==> flow/design.v <==
`timescale 1ns / 1ps
module booth(
    input clk,
    input load,
    input reset,
    input [31:0] M,  
    input [31:0] Q,  
    output reg [63:0] P,  
    output done           
    );
    reg signed [63:0] A;                
    reg signed [31:0] Q_temp;            
    reg signed [31:0] M_temp;            
    reg [4:0] Count;                       
    reg Q_minus_one;                     
    always @(posedge clk)
    begin
        if (reset == 1) 
        begin
            A = 64'b0;
            Q_minus_one = 0;
            P = 64'b0;
            Q_temp = 32'b0;
            M_temp = 32'b0;
            Count = 5'd16;
        end
        else if (load == 1)
        begin
            Q_temp = Q;
            M_temp = M;
            A = 64'b0;    
            Q_minus_one = 0;  
            Count = 5'd16;    
        end
        else if (Count > 5'd0)
        begin
            case ({Q_temp[1:0], Q_minus_one})
                3'b000, 3'b111:   
                    begin
                    end
                3'b001, 3'b010:   
                    begin
                        A = A + {{32{M_temp[31]}}, M_temp};
                    end
                3'b011:   
                    begin
                        A = A + ({{32{M_temp[31]}}, M_temp} << 1); 
                    end
                3'b100:   
                    begin
                        A = A - ({{32{M_temp[31]}}, M_temp} << 1); 
                    end
                3'b101, 3'b110:   
                    begin
                        A = A - {{32{M_temp[31]}}, M_temp}; 
                    end
            endcase
            Q_minus_one = Q_temp[1];
            Q_temp = {A[1:0], Q_temp[31:2]};   
            A = {A[63], A[63:2]};   
            Count = Count - 1'b1;
        end
        else
        begin
            Count = 5'b0;
        end
        P = {A[31:0], Q_temp};
    end
    assign done = (Count == 5'd0);
endmodule
From RTL to reports: booth
Tool output for the design above, in the order of the flow.
Line numbers count from 1 in the design file above.
Operators: Yosys type, input widths -> output width; for muxes data width and select width s.
The mark - stands for no value.

design
  top = booth
  clock port = clk
  library = sky130hd
  timing corner = tt_025C_1v80

Word-level counts
Counts by Yosys on the flattened word-level netlist (proc, flatten, opt, wreduce; memories kept). Register bits leave out memories and registers merged into their read ports (data or address). Print and check cells are left out. Cells with the same type and inputs are merged into one.

operators by class
  multiplexer cells = 8
  eq/ne operators = 7
  reduce/logical cells = 7
  add/sub/neg operators = 5
  bitwise operators = 1
  order comparisons = 1

operator list
  operator             number
  $pmux 64 s5          1
  $add 64x64->64       2
  $sub 64x64->64       2
  $mux 64              2
  $mux 32              4
  $eq 3x3->1 const B   4
  $reduce_or 2->1      4
  $eq 3x2->1 const B   2
  $sub 5x1->5 const B  1
  $gt 5x1->1 const B   1
  $logic_not 5->1      1
  $mux 5               1
  $eq 3x1->1 const B   1
  $logic_not 3->1      1
  $reduce_or 3->1      1
  $not 1->1            1

bit counts
  elaborated cells = 37
  bits in registers = 198

Depth
Longest topological path by Yosys (ltp), each cell counted once; first at word level (registers and memories cut), then after technology mapping (sequential cells cut; the memories' decode and read muxes count).

logic depth
  word-level depth = 6
  ABC_AREA = 0
  mapped depth = 25
  gate-level depth less buffers = 23

Synthesis result
The flow's flattened synthesis, as Yosys stat reports it; memories are mapped. The netlist is that of the ABC_AREA named above (0 if unset); the other value can give another one.
Totals and module areas in this step are rounded.

cell types
  cell                       number  total area (sq um)
  sky130_fd_sc_hd__dfxtp_1   132     2.64E+03
  sky130_fd_sc_hd__ha_1      128     1.6E+03
  sky130_fd_sc_hd__a21oi_1   299     1.5E+03
  sky130_fd_sc_hd__nand2_1   250     938.4
  sky130_fd_sc_hd__xnor2_1   102     893.357
  sky130_fd_sc_hd__nor2_1    209     784.502
  sky130_fd_sc_hd__o21ai_0   148     740.71
  sky130_fd_sc_hd__xor2_1    71      621.846
  sky130_fd_sc_hd__a21o_1    68      510.49
  sky130_fd_sc_hd__clkbuf_1  136     510.49
  sky130_fd_sc_hd__a221oi_1  48      420.403
  sky130_fd_sc_hd__mux2i_1   38      380.365
  sky130_fd_sc_hd__buf_4     32      240.23
  sky130_fd_sc_hd__nand4_1   37      231.472
  sky130_fd_sc_hd__nand3_1   39      195.187
  sky130_fd_sc_hd__o21bai_1  25      187.68
  sky130_fd_sc_hd__a31oi_1   28      175.168
  sky130_fd_sc_hd__a21boi_0  23      172.666

Other cell types: 77; their cells: 328.

synthesis totals
  cell count = 2141
  synthesis area = 15200 sq um
  mapped flip-flops = 132

Timing after synthesis
OpenSTA on the mapped netlist: ideal clock, no wires. The path of least setup slack (recovery checks aside). Input and output delay are each 20% of the period. Register names are those of the netlist, which keeps one name where synthesis merged equal registers.

timing after synthesis
  path type = flip-flop to flip-flop
  start = register M_temp[3]
  end = register A[57]
  driving pins on the path = 26
  time at the first pin = 0.000 ns
  setup time = 0.120 ns
  setup slack = 4.891 ns
  path delay = 5.109 ns
  period = 10.0 ns
  buffers on the path = 2
  arrival = 4.989 ns
  period reached after synthesis = 5.109 ns

"path delay" is the arrival time less input delay plus setup time.
"driving pins on the path": output pins that drive a net of the path, with the launching flip-flop's if there is one; two outputs of one cell count as two.
"period reached after synthesis" = period - worst setup slack (recovery checks aside). The figure is calculated, with input and output delays left at 20% of the set period.
The rows between start and end are the longest chain of elaborated cells between them; the timing report does not say that the signal goes this way. Where chains are equally long, one stands for them.
Each line given opens the expression or statement behind the cell; cells for indexed reads and writes are added by Yosys, which also makes memories of some case tables.
At most two assigning lines are given for a register; there are more.

on the way, after synthesis
  cells stage by stage = sky130_fd_sc_hd__dfxtp_1 -> sky130_fd_sc_hd__buf_6 -> sky130_fd_sc_hd__or4_4 -> sky130_fd_sc_hd__nor2b_2 -> sky130_fd_sc_hd__and2_1 -> sky130_fd_sc_hd__nand2_1 -> sky130_fd_sc_hd__nor2_1 -> sky130_fd_sc_hd__nand2_1 -> sky130_fd_sc_hd__nor3_2 -> sky130_fd_sc_hd__nand4b_2 -> sky130_fd_sc_hd__clkbuf_1 -> sky130_fd_sc_hd__ha_1 -> sky130_fd_sc_hd__nand2_1 -> sky130_fd_sc_hd__o21ai_0 -> sky130_fd_sc_hd__ha_1 -> sky130_fd_sc_hd__nand4_1 -> sky130_fd_sc_hd__or3_1 -> sky130_fd_sc_hd__nand2b_1 -> sky130_fd_sc_hd__a21oi_1 -> sky130_fd_sc_hd__o21ai_0 -> sky130_fd_sc_hd__a31oi_1 -> sky130_fd_sc_hd__a211oi_2 -> sky130_fd_sc_hd__o21ai_1 -> sky130_fd_sc_hd__nand4_1 -> sky130_fd_sc_hd__mux2i_1 -> sky130_fd_sc_hd__a211o_1
  cells in the longest elaborated chain = 4
  elaborated cells on any way between the ends = 7
  classes of those cells = add/sub (4); mux (3)

RTL lines, path after synthesis
  item             line  text
  start, declared  13    reg signed [31:0] M_temp;
  start, assigned  24    M_temp = 32'b0;
  start, assigned  30    M_temp = M;
  $sub 64x64->64   55    A = A - {{32{M_temp[31]}}, M_temp};
  $pmux 64 s5      37    case ({Q_temp[1:0], Q_minus_one})
  $mux 64          35    else if (Count > 5'd0)
  $mux 64          27    else if (load == 1)
  end, assigned    43    A = A + {{32{M_temp[31]}}, M_temp};
  end, assigned    47    A = A + ({{32{M_temp[31]}}, M_temp} << 1);
  end, declared    11    reg signed [63:0] A;

Timing after layout
Path of least setup slack in the final report of flow run 1 (OpenROAD, finished layout, wires in). Where an end is a register, its clock arrival counts in the times.

timing after layout
  path type = flip-flop to flip-flop
  start = register M_temp[3]
  end = register A[57]
  setup slack = 3.58 ns
  setup time = 0.11 ns
  period = 10.0 ns
  buffers on the path = 0
  driving pins on the path = 24
  time at the first pin = 0.44 ns
  arrival = 6.77 ns

The rows between start and end are the longest chain of elaborated cells between them; the timing report does not say that the signal goes this way. Where chains are equally long, one stands for them.
At most two assigning lines are given for a register; there are more.

on the way, after layout
  cells stage by stage = sky130_fd_sc_hd__dfxtp_1 -> sky130_fd_sc_hd__or4_4 -> sky130_fd_sc_hd__nor2b_2 -> sky130_fd_sc_hd__and2_1 -> sky130_fd_sc_hd__nand2_1 -> sky130_fd_sc_hd__nor2_1 -> sky130_fd_sc_hd__nand2_1 -> sky130_fd_sc_hd__nor3_2 -> sky130_fd_sc_hd__nand4b_2 -> sky130_fd_sc_hd__ha_1 -> sky130_fd_sc_hd__nand2_1 -> sky130_fd_sc_hd__o21ai_0 -> sky130_fd_sc_hd__ha_1 -> sky130_fd_sc_hd__nand4_1 -> sky130_fd_sc_hd__or3_1 -> sky130_fd_sc_hd__nand2b_1 -> sky130_fd_sc_hd__a21oi_1 -> sky130_fd_sc_hd__o21ai_0 -> sky130_fd_sc_hd__a31oi_1 -> sky130_fd_sc_hd__a211oi_2 -> sky130_fd_sc_hd__o21ai_1 -> sky130_fd_sc_hd__nand4_1 -> sky130_fd_sc_hd__mux2i_1 -> sky130_fd_sc_hd__a211o_1
  cells in the longest elaborated chain = 4
  elaborated cells on any way between the ends = 7
  classes of those cells = add/sub (4); mux (3)

RTL lines, path after layout
  item             line  text
  start, declared  13    reg signed [31:0] M_temp;
  start, assigned  24    M_temp = 32'b0;
  start, assigned  30    M_temp = M;
  $sub 64x64->64   55    A = A - {{32{M_temp[31]}}, M_temp};
  $pmux 64 s5      37    case ({Q_temp[1:0], Q_minus_one})
  $mux 64          35    else if (Count > 5'd0)
  $mux 64          27    else if (load == 1)
  end, assigned    43    A = A + {{32{M_temp[31]}}, M_temp};
  end, assigned    47    A = A + ({{32{M_temp[31]}}, M_temp} << 1);
  end, declared    11    reg signed [63:0] A;

Stored flow runs of booth (3 of them; Yosys, OpenROAD, sky130hd). They differ in their settings and are not a sequence. Constraints: input delay and output delay 20% of the set period each, output load 0.01 pF.
"reached clock period" means the clock period less the worst setup slack. The figure is calculated, with input and output delays left at 20% of the set period.
Results are given in rounded form.
Among the settings, . means not set for that run.

setting or result                          flow run 1  flow run 2  flow run 3
CORE_UTILIZATION                           40          71          65
period_ns                                  10.0        9.55        7.9
CAP_MARGIN                                 20          20          5
CORE_MARGIN                                2           9           4
SLEW_MARGIN                                20          0           25
ABC_AREA                                   .           0           1
CELL_PAD_IN_SITES_DETAIL_PLACEMENT         .           0           0
CTS_CLUSTER_SIZE                           .           41          55
PLACE_DENSITY_LB_ADDON                     .           0.11        .
SETUP_SLACK_MARGIN                         .           -0.14       1.73
CTS_CLUSTER_DIAMETER                       .           .           178
GPL_TIMING_DRIVEN                          .           .           0
MIN_ROUTING_LAYER                          .           .           met1
PLACE_DENSITY                              .           .           0.56
TNS_END_PERCENT                            .           .           70
reached clock period (ns)                  6.423       6.352       4.908
worst slack on setup checks (ns)           3.58        3.20        2.99
total negative slack on setup checks (ns)  0.000       0.000       0.000
standard-cell area after layout (sq um)    17000       16700       21800
netlist area reported by Yosys (sq um)     15200       15200       19400
overall die area (sq um)                   39500       26900       32800
